==> flow/design.v <==
`timescale 1ps/1ps
module LASER (
	input CLK,
	input RST,
	input [3:0] X,
	input [3:0] Y,
	output reg [3:0] C1X,
	output reg [3:0] C1Y,
	output reg [3:0] C2X,
	output reg [3:0] C2Y,
	output DONE
);
parameter State_Data_Read									= 0,
					State_Calculate_Cover 					= 1,
					State_Next_Circle 							= 2,
					State_Refresh_Max_Cover_Circle	= 3,
					State_Data_Out 									= 4;
reg [2:0] State;
reg [3:0] DATA [39:0][1:0];  
reg [3:0] CNT_X,CNT_Y;
reg [5:0] CNT;
reg [2:0] STEP_CNT;
reg [6:0] ITER;  
reg [8:0] Calculate_REG;
reg [3:0] Distance1,Distance2,Distance3,Distance4;
reg S;
wire [3:0] Set_Circle [1:0];
reg [5:0] Max_Cover,Cover;
reg [3:0] Max_Cover_X,Max_Cover_Y;
reg inC1,inC2;
reg [7:0] sqrd1,sqrd2,sqrd3,sqrd4;
assign Set_Circle[0] = S ? C1X:C2X;
assign Set_Circle[1] = S ? C1Y:C2Y;
assign DONE = State== State_Data_Out ? 1'b1:1'b0;
always@(posedge CLK or posedge RST)begin
	if(RST)begin
		State <= State_Data_Read;	
		S<=0;
		{CNT_Y,CNT_X} <= 0;
		CNT <= 0;
		STEP_CNT <= 0;
		ITER <= 0;
		{Cover,Max_Cover} <= 0;
		{C1X,C1Y,C2X,C2Y} <= 0;
		{Max_Cover_Y,Max_Cover_X} <= 0; 
	end
	else begin
		case(State)
			State_Data_Read								:begin
				if(CNT>=39) begin
					State <= State_Calculate_Cover;
					CNT <= 0;
				end
				else CNT <= CNT+1;
				DATA[CNT][0] <= X;
				DATA[CNT][1] <= Y;
			end
			State_Calculate_Cover 				:begin  
				if(CNT>=39)begin
					State <= State_Next_Circle;
					CNT <= 0;
				end
				else begin
					CNT <= CNT+1;
				end
				if(inC1||inC2)begin
					Cover <= Cover+1;
				end
			end
			State_Next_Circle 						:begin  
				if(Cover>=Max_Cover)begin
					Max_Cover <= Cover;
					Max_Cover_Y <= CNT_Y;
					Max_Cover_X <= CNT_X;
				end
				if(Cover<=3)begin
					if(CNT_Y==15 && (CNT_X+10)>15)begin
						State <= State_Refresh_Max_Cover_Circle;
						CNT_Y <= 0;
						CNT_X <= 0;
					end
					else if((CNT_X+10)>15)begin
						CNT_Y <= CNT_Y+1;
						CNT_X <= 0;
						State <= State_Calculate_Cover;
					end
					else begin
						CNT_X <= CNT_X+10;
						State <= State_Calculate_Cover;
					end
				end
				else if(Cover<=10)begin
					if(CNT_Y==15 && (CNT_X+7)>15)begin
						State <= State_Refresh_Max_Cover_Circle;
						CNT_Y <= 0;
						CNT_X <= 0;
					end
					else if((CNT_X+7)>15)begin
						CNT_Y <= CNT_Y+1;
						CNT_X <= 0;
						State <= State_Calculate_Cover;
					end
					else begin
						CNT_X <= CNT_X+7;
						State <= State_Calculate_Cover;
					end
				end
				else if(Cover<=20)begin
					if(CNT_Y==15 && (CNT_X+3)>15)begin
						State <= State_Refresh_Max_Cover_Circle;
						CNT_Y <= 0;
						CNT_X <= 0;
					end
					else if((CNT_X+3)>15)begin
						CNT_Y <= CNT_Y+1;
						CNT_X <= 0;
						State <= State_Calculate_Cover;
					end
					else begin
						CNT_X <= CNT_X+3;
						State <= State_Calculate_Cover;
					end
				end
				else begin
					{CNT_Y,CNT_X}<= &{CNT_Y,CNT_X} ? 0:{CNT_Y,CNT_X}+1 ;
					State <= &{CNT_Y,CNT_X} ? State_Refresh_Max_Cover_Circle : State_Calculate_Cover;
				end
				Cover<=0;
			end
			State_Refresh_Max_Cover_Circle 	:begin 
				if(  (S&&{Max_Cover_Y,Max_Cover_X}=={C2Y,C2X}) ||
				 			(~S&&{Max_Cover_Y,Max_Cover_X}=={C1Y,C1X}) || (&ITER) ) State <= State_Data_Out;
				else begin 
					if(S) {C2Y,C2X} <= {Max_Cover_Y,Max_Cover_X};
					else {C1Y,C1X} <= {Max_Cover_Y,Max_Cover_X};
					State <= State_Calculate_Cover ; 
				end
				{CNT_Y,CNT_X} <= 0;
				CNT <= 0;
				STEP_CNT <= 0;
				ITER <= ITER+1;
				Cover<=0;
				S <= ~S;
			end
			State_Data_Out 								:begin 
				State <= State_Data_Read;	
				{CNT_Y,CNT_X} <= 0;
				S <= 0;
				CNT <= 0;
				STEP_CNT <= 0;
				ITER <= 0;
				{Cover,Max_Cover} <= 0;
				{C1X,C1Y,C2X,C2Y} <= 0;
				{Max_Cover_Y,Max_Cover_X} <= 0; 
			end
		endcase
	end
end
always@(*)begin
	if(State==State_Calculate_Cover)begin
		Distance1 = (CNT_X>DATA[CNT][0]) ? (CNT_X-DATA[CNT][0]):(DATA[CNT][0]-CNT_X);
		Distance2 = (CNT_Y>DATA[CNT][1]) ? (CNT_Y-DATA[CNT][1]):(DATA[CNT][1]-CNT_Y);	
		sqrd1 = Distance1*Distance1;
		sqrd2 = Distance2*Distance2;
		if( (sqrd1+sqrd2)<=16) inC1 = 1;
		else inC1 = 0;
		Distance3 = (Set_Circle[0]>DATA[CNT][0]) ? (Set_Circle[0]-DATA[CNT][0]):(DATA[CNT][0]-Set_Circle[0]);
		Distance4 = (Set_Circle[1]>DATA[CNT][1]) ? (Set_Circle[1]-DATA[CNT][1]):(DATA[CNT][1]-Set_Circle[1]);
		sqrd4 = Distance3*Distance3;
    sqrd3 = Distance4*Distance4;
		if( (sqrd3+sqrd4)<=16) inC2 = 1;
		else inC2 = 0;
	end
	else {Distance1,Distance2,inC1,inC2} = 0;
end
endmodule
Reports on LASER. The steps from the RTL of LASER to its reports follow in flow order. Lines are those of the file above, counted from 1. Cell names lack the library's common part. The mark -- stands for no value.

Top module: LASER. Clock: CLK. Library: sky130hd. Library corner: tt_025C_1v80.

Elaborated design. Source: Yosys, flattened and elaborated. Widths are those after wreduce. Registers that Yosys merges into a memory's read port (data or address) are not register bits. Print and check cells do not count.

Flip-flop bits (word level): 381. The entry for input port bits reads 10. Output and inout bits: 17. Elaborated cells: 606.

For add/sub/neg operators the number is 20. Multipliers: 4. The entry for $lt $le $gt $ge reads 14. The figure for eq/ne operators is 135. For mux-type cells the number is 189. For bitwise logic cells the number is 2. Under reductions and logical operators stands 148.

Operator list (number): two-way mux 4 bit (154); case mux 4 bit (select 79 bit) (1); AND reduction 3 bit (83); equality test 7 x 6 -> 1 bit with constant B (32); case mux 4 bit (select 39 bit) (1); multiplier 4 x 4 -> 8 bit (4); equality test 7 x 5 -> 1 bit with constant B (16); equality test 7 bit with constant B (16); greater-than comparator 32 x 4 -> 1 bit with constant B (3); equality test 6 x 5 -> 1 bit with constant B (16); nonzero test 2 bit (44); case mux 4 bit (select 2 bit) (8); equality test 7 x 4 -> 1 bit with constant B (8); equality test 6 x 4 -> 1 bit with constant B (8); equality test 6 bit with constant B (8); case mux 6 bit (select 2 bit) (3); subtractor 4 bit (8); equality test 7 x 3 -> 1 bit with constant B (4); equality test 6 x 3 -> 1 bit with constant B (4); adder 8 x 8 -> 9 bit (2); less-or-equal comparator 9 x 5 -> 1 bit with constant B (2); two-way mux 6 bit (3); greater-than comparator 4 bit (4); equality test 8 bit (2); case mux 3 bit (select 5 bit) (1); != test 2 bit with constant B (7); adder 7 x 1 -> 7 bit with constant B (2); equality test 7 x 2 -> 1 bit with constant B (2).

Not listed: further kinds 41, cells in them 66.

Longest topological paths. Depth = most cells in a row (Yosys ltp): at word level without a register or memory, in the mapped netlist without a sequential cell, where the memories' decode and read muxes count.

For depth after elaboration the number is 14. ABC_AREA: 1. The entry for depth in mapped cells reads 45. Mapped depth without buffers: 42.

Synthesis result. Source: synth_stat.txt of the flow (Yosys; design flattened, memories mapped). It holds for the ABC_AREA given above (unset counts as 0); a run with the other value may have another netlist.

The entry for standard cells after synthesis reads 2519. Under chip area (Yosys) stands 21614.5 sq um. The entry for sequential part of the area reads 11187.0 sq um. Mapped flip-flops: 383. The entry for buffers reads 115.

Cells by type: edfxtp_1 (number 320, area in all 9.61E+03 sq um); nand2_1 (number 742, area in all 2.79E+03 sq um); dfrtp_1 (number 62, area in all 1.55E+03 sq um); nor2_1 (number 314, area in all 1178.63 sq um); o21ai_0 (number 232, area in all 1.16E+03 sq um); ha_1 (number 85, area in all 1063.52 sq um); nand3_1 (number 169, area in all 845.811 sq um); inv_1 (number 224, area in all 840.806 sq um); fa_1 (number 30, area in all 600.576 sq um); nand4_1 (number 59, area in all 369.104 sq um); clkbuf_1 (number 73, area in all 274.013 sq um); a21oi_1 (number 43, area in all 215.206 sq um); xor2_1 (number 23, area in all 201.443 sq um); buf_4 (number 11, area in all 82.579 sq um); or2_2 (number 12, area in all 75.072 sq um); xnor2_1 (number 8, area in all 70.067 sq um); nor2_2 (number 11, area in all 68.816 sq um); buf_1 (number 17, area in all 63.811 sq um).

Not listed: further types 24, cells in them 84.

Path before layout. Path of least setup slack by OpenSTA after synthesis, without wires, with an ideal clock, recovery checks aside; 20% of the period is set as input and as output delay. Where synthesis merged equal registers, the netlist keeps one of their names.

Path kind: flip-flop to flip-flop. Start point: register CNT[3]. End point: register Cover[1]. The entry for clock period reads 9.0 ns. Under library setup time stands 0.128 ns. The entry for time at the first pin reads 0.000 ns. For data arrival time the number is 6.992 ns. For required time the number is 8.872 ns. Under slack stands 1.880 ns. The entry for delay of the path reads 7.120 ns. The entry for stages reads 40. The entry for path buffers reads 2. The entry for synthesis period reached reads 7.12 ns.

"delay of the path" is the arrival time less input delay plus setup time. "stages": output pins that drive a net of the path, with the launching flip-flop's if there is one; two outputs of one cell count as two. "synthesis period reached" = period - worst setup slack (recovery checks aside). The figure is calculated, with input and output delays left at 20% of the set period. The rows between start and end are the longest chain of elaborated cells between them; the timing report does not say that the signal goes this way. Where chains are equally long, one stands for them. A line is the first line of the expression or statement that the cell stems from. Yosys adds cells for indexed reads and writes and turns some case tables into memories. At most two assigning lines are given for a register; there are more.

Cell sequence: dfrtp_1 > buf_4 > inv_2 > ha_1 > inv_2 > nand3_2 > buf_6 > a21oi_1 > nor2_1 > nand2_1 > nor2_1 > nand3_1 > inv_2 > nor2_1 > nor2_1 > ha_1 > inv_1 > fa_1 > (+4 left out) > inv_1 > nor2_1 > inv_1 > fa_1 > fa_1 > fa_1 > inv_1 > fa_1 > ha_1 > inv_1 > fa_1 > or2_2 > nand3_1 > nor3_1 > nand4_1 > nand3_1 > nand2_1 > o21ai_0. The entry for length of the longest elaborated chain reads 14. For elaborated cells on any way between the ends the number is 155. Those cells by class: 12 x add/sub; 4 x mul; 6 x compare; 119 x eq/ne; 12 x mux; 2 x reduce/logical.

Ends and longest elaborated chain, post-synthesis: start, declared (RTL line 21) `reg [5:0] CNT;`; start, assigned (RTL line 54) `else CNT <= CNT+1;`; start, assigned (RTL line 64) `CNT <= CNT+1;`; subtractor 6 bit (RTL line 161) `Distance1 = (CNT_X>DATA[CNT][0]) ? (CNT_X-DATA[CNT][0]):(DATA[CNT][0]-CNT_X);`; adder 7 x 1 -> 7 bit (RTL line 161); equality test 7 bit (RTL line 161); case mux 4 bit (select 79 bit) (RTL line 161); subtractor 4 bit (RTL line 161); two-way mux 4 bit (RTL line 161); multiplier 4 x 4 -> 8 bit (RTL line 163) `sqrd1 = Distance1*Distance1;`; adder 8 x 8 -> 9 bit (RTL line 165) `if( (sqrd1+sqrd2)<=16) inC1 = 1;`; less-or-equal comparator 9 x 5 -> 1 bit (RTL line 165); two-way mux 1 bit (RTL line 165); two-way mux 1 bit (RTL line 160) `if(State==State_Calculate_Cover)begin`; logical OR 1 bit (RTL line 66) `if(inC1||inC2)begin`; two-way mux 6 bit (RTL line 66); case mux 6 bit (select 2 bit) (RTL line 48) `case(State)`; end, assigned (RTL line 67) `Cover <= Cover+1;`; end, assigned (RTL line 128) `Cover<=0;`; end, declared (RTL line 28) `reg [5:0] Max_Cover,Cover;`.

Timing after layout. From the final timing report of job 3: the path of least setup slack in the routed layout; clock arrival at registers is part of the times.

Path kind: flip-flop to flip-flop. Start point: register CNT[3]. End point: register Cover[4]. The entry for clock period reads 6.84 ns. Under library setup time stands 0.12 ns. The entry for time at the first pin reads 0.58 ns. For data arrival time the number is 7.80 ns. For required time the number is 7.30 ns. Under slack stands -0.50 ns. The entry for stages reads 39. The entry for path buffers reads 5.

The rows between start and end are the longest chain of elaborated cells between them; the timing report does not say that the signal goes this way. Where chains are equally long, one stands for them. At most two assigning lines are given for a register; there are more.

Cell sequence: dfrtp_1 > inv_4 > ha_4 > inv_4 > buf_6 > nor2_4 > buf_12 > buf_12 > buf_4 > nand3_1 > nand4_1 > nor2_1 > nand3_2 > nor2_2 > nor2_2 > ha_1 > nand2_1 > inv_1 > (+3 left out) > o21ai_2 > inv_2 > nor2_4 > inv_2 > fa_1 > fa_1 > fa_1 > inv_1 > fa_1 > ha_2 > inv_2 > fa_2 > a31oi_4 > nor3_2 > buf_4 > nand4_1 > nand3_4 > o21ai_1. The entry for length of the longest elaborated chain reads 14. For elaborated cells on any way between the ends the number is 155. Those cells by class: 12 x add/sub; 4 x mul; 6 x compare; 119 x eq/ne; 12 x mux; 2 x reduce/logical.

Ends and longest elaborated chain, post-layout: start, declared (RTL line 21) `reg [5:0] CNT;`; start, assigned (RTL line 54) `else CNT <= CNT+1;`; start, assigned (RTL line 64) `CNT <= CNT+1;`; subtractor 6 bit (RTL line 161) `Distance1 = (CNT_X>DATA[CNT][0]) ? (CNT_X-DATA[CNT][0]):(DATA[CNT][0]-CNT_X);`; adder 7 x 1 -> 7 bit (RTL line 161); equality test 7 bit (RTL line 161); case mux 4 bit (select 79 bit) (RTL line 161); subtractor 4 bit (RTL line 161); two-way mux 4 bit (RTL line 161); multiplier 4 x 4 -> 8 bit (RTL line 163) `sqrd1 = Distance1*Distance1;`; adder 8 x 8 -> 9 bit (RTL line 165) `if( (sqrd1+sqrd2)<=16) inC1 = 1;`; less-or-equal comparator 9 x 5 -> 1 bit (RTL line 165); two-way mux 1 bit (RTL line 165); two-way mux 1 bit (RTL line 160) `if(State==State_Calculate_Cover)begin`; logical OR 1 bit (RTL line 66) `if(inC1||inC2)begin`; two-way mux 6 bit (RTL line 66); case mux 6 bit (select 2 bit) (RTL line 48) `case(State)`; end, assigned (RTL line 67) `Cover <= Cover+1;`; end, assigned (RTL line 128) `Cover<=0;`; end, declared (RTL line 28) `reg [5:0] Max_Cover,Cover;`.

Data sheet: physical implementation of LASER

Design LASER on sky130hd. What follows are 3 stored runs of the flow, each under its own settings; their order means nothing. The constraints put input and output delay at 20% of the set period each and load the outputs with 0.01 pF. "period achieved" is the run's clock period less its worst setup slack. It is reckoned from that one timing run; input and output delays stay at 20% of the period that was set. "critical setup path time" is the time allowed to the run's worst setup path (the clock period less input and output delay, where it has them) less its slack. Clock arrival times count: a late capture clock shortens it, a late launch clock lengthens it. "total design power" rests on the timing tool's default activity at the inputs, not on a simulated workload.

Job 1 has these settings: ABC_AREA 0; CAP_MARGIN 30; CELL_PAD_IN_SITES_GLOBAL_PLACEMENT 3; CORE_ASPECT_RATIO 0.54; CORE_MARGIN 9; CORE_UTILIZATION 46; CTS_CLUSTER_DIAMETER 112; GPL_ROUTABILITY_DRIVEN 0; MAX_ROUTING_LAYER met4; MIN_ROUTING_LAYER met2; SETUP_SLACK_MARGIN 1.38; SLEW_MARGIN 5; TNS_END_PERCENT 95; period_ns 6.84. Outcome: no results, routing failed with GRT-0116.

Job 2 has these settings: ABC_AREA 0; CELL_PAD_IN_SITES_DETAIL_PLACEMENT 2; CELL_PAD_IN_SITES_GLOBAL_PLACEMENT 1; CORE_MARGIN 7; CORE_UTILIZATION 71; CTS_CLUSTER_DIAMETER 290; CTS_CLUSTER_SIZE 40; GPL_TIMING_DRIVEN 0; HOLD_SLACK_MARGIN 0.2; MAX_ROUTING_LAYER met4; MIN_ROUTING_LAYER met2; PLACE_DENSITY_LB_ADDON 0.07; SETUP_SLACK_MARGIN 1.28; SLEW_MARGIN 0; TNS_END_PERCENT 55; period_ns 10.1; CAP_MARGIN 20. Outcome: no results, placement failed with a tool error.

Job 3 has these settings: ABC_AREA 1; CAP_MARGIN 30; CORE_UTILIZATION 46; SLEW_MARGIN 5; TNS_END_PERCENT 95; period_ns 6.84; CORE_MARGIN 2. The standard-cell area of the final layout stands at 27010.9 sq um. For the final worst hold slack the run shows 0.501 ns. For the area inside the die boundary the run shows 48737.2 sq um. The worst setup slack after layout reads -0.504 ns. The measured final setup TNS is -2.956 ns. For the critical setup path time the run shows 7.34 ns. Critical path type: flip-flop to flip-flop. The measured utilization after layout is 58.1 %. For the total design power the run shows 4.889 mW. The period achieved stands at 7.344 ns. The measured synthesis area is 21614.5 sq um.
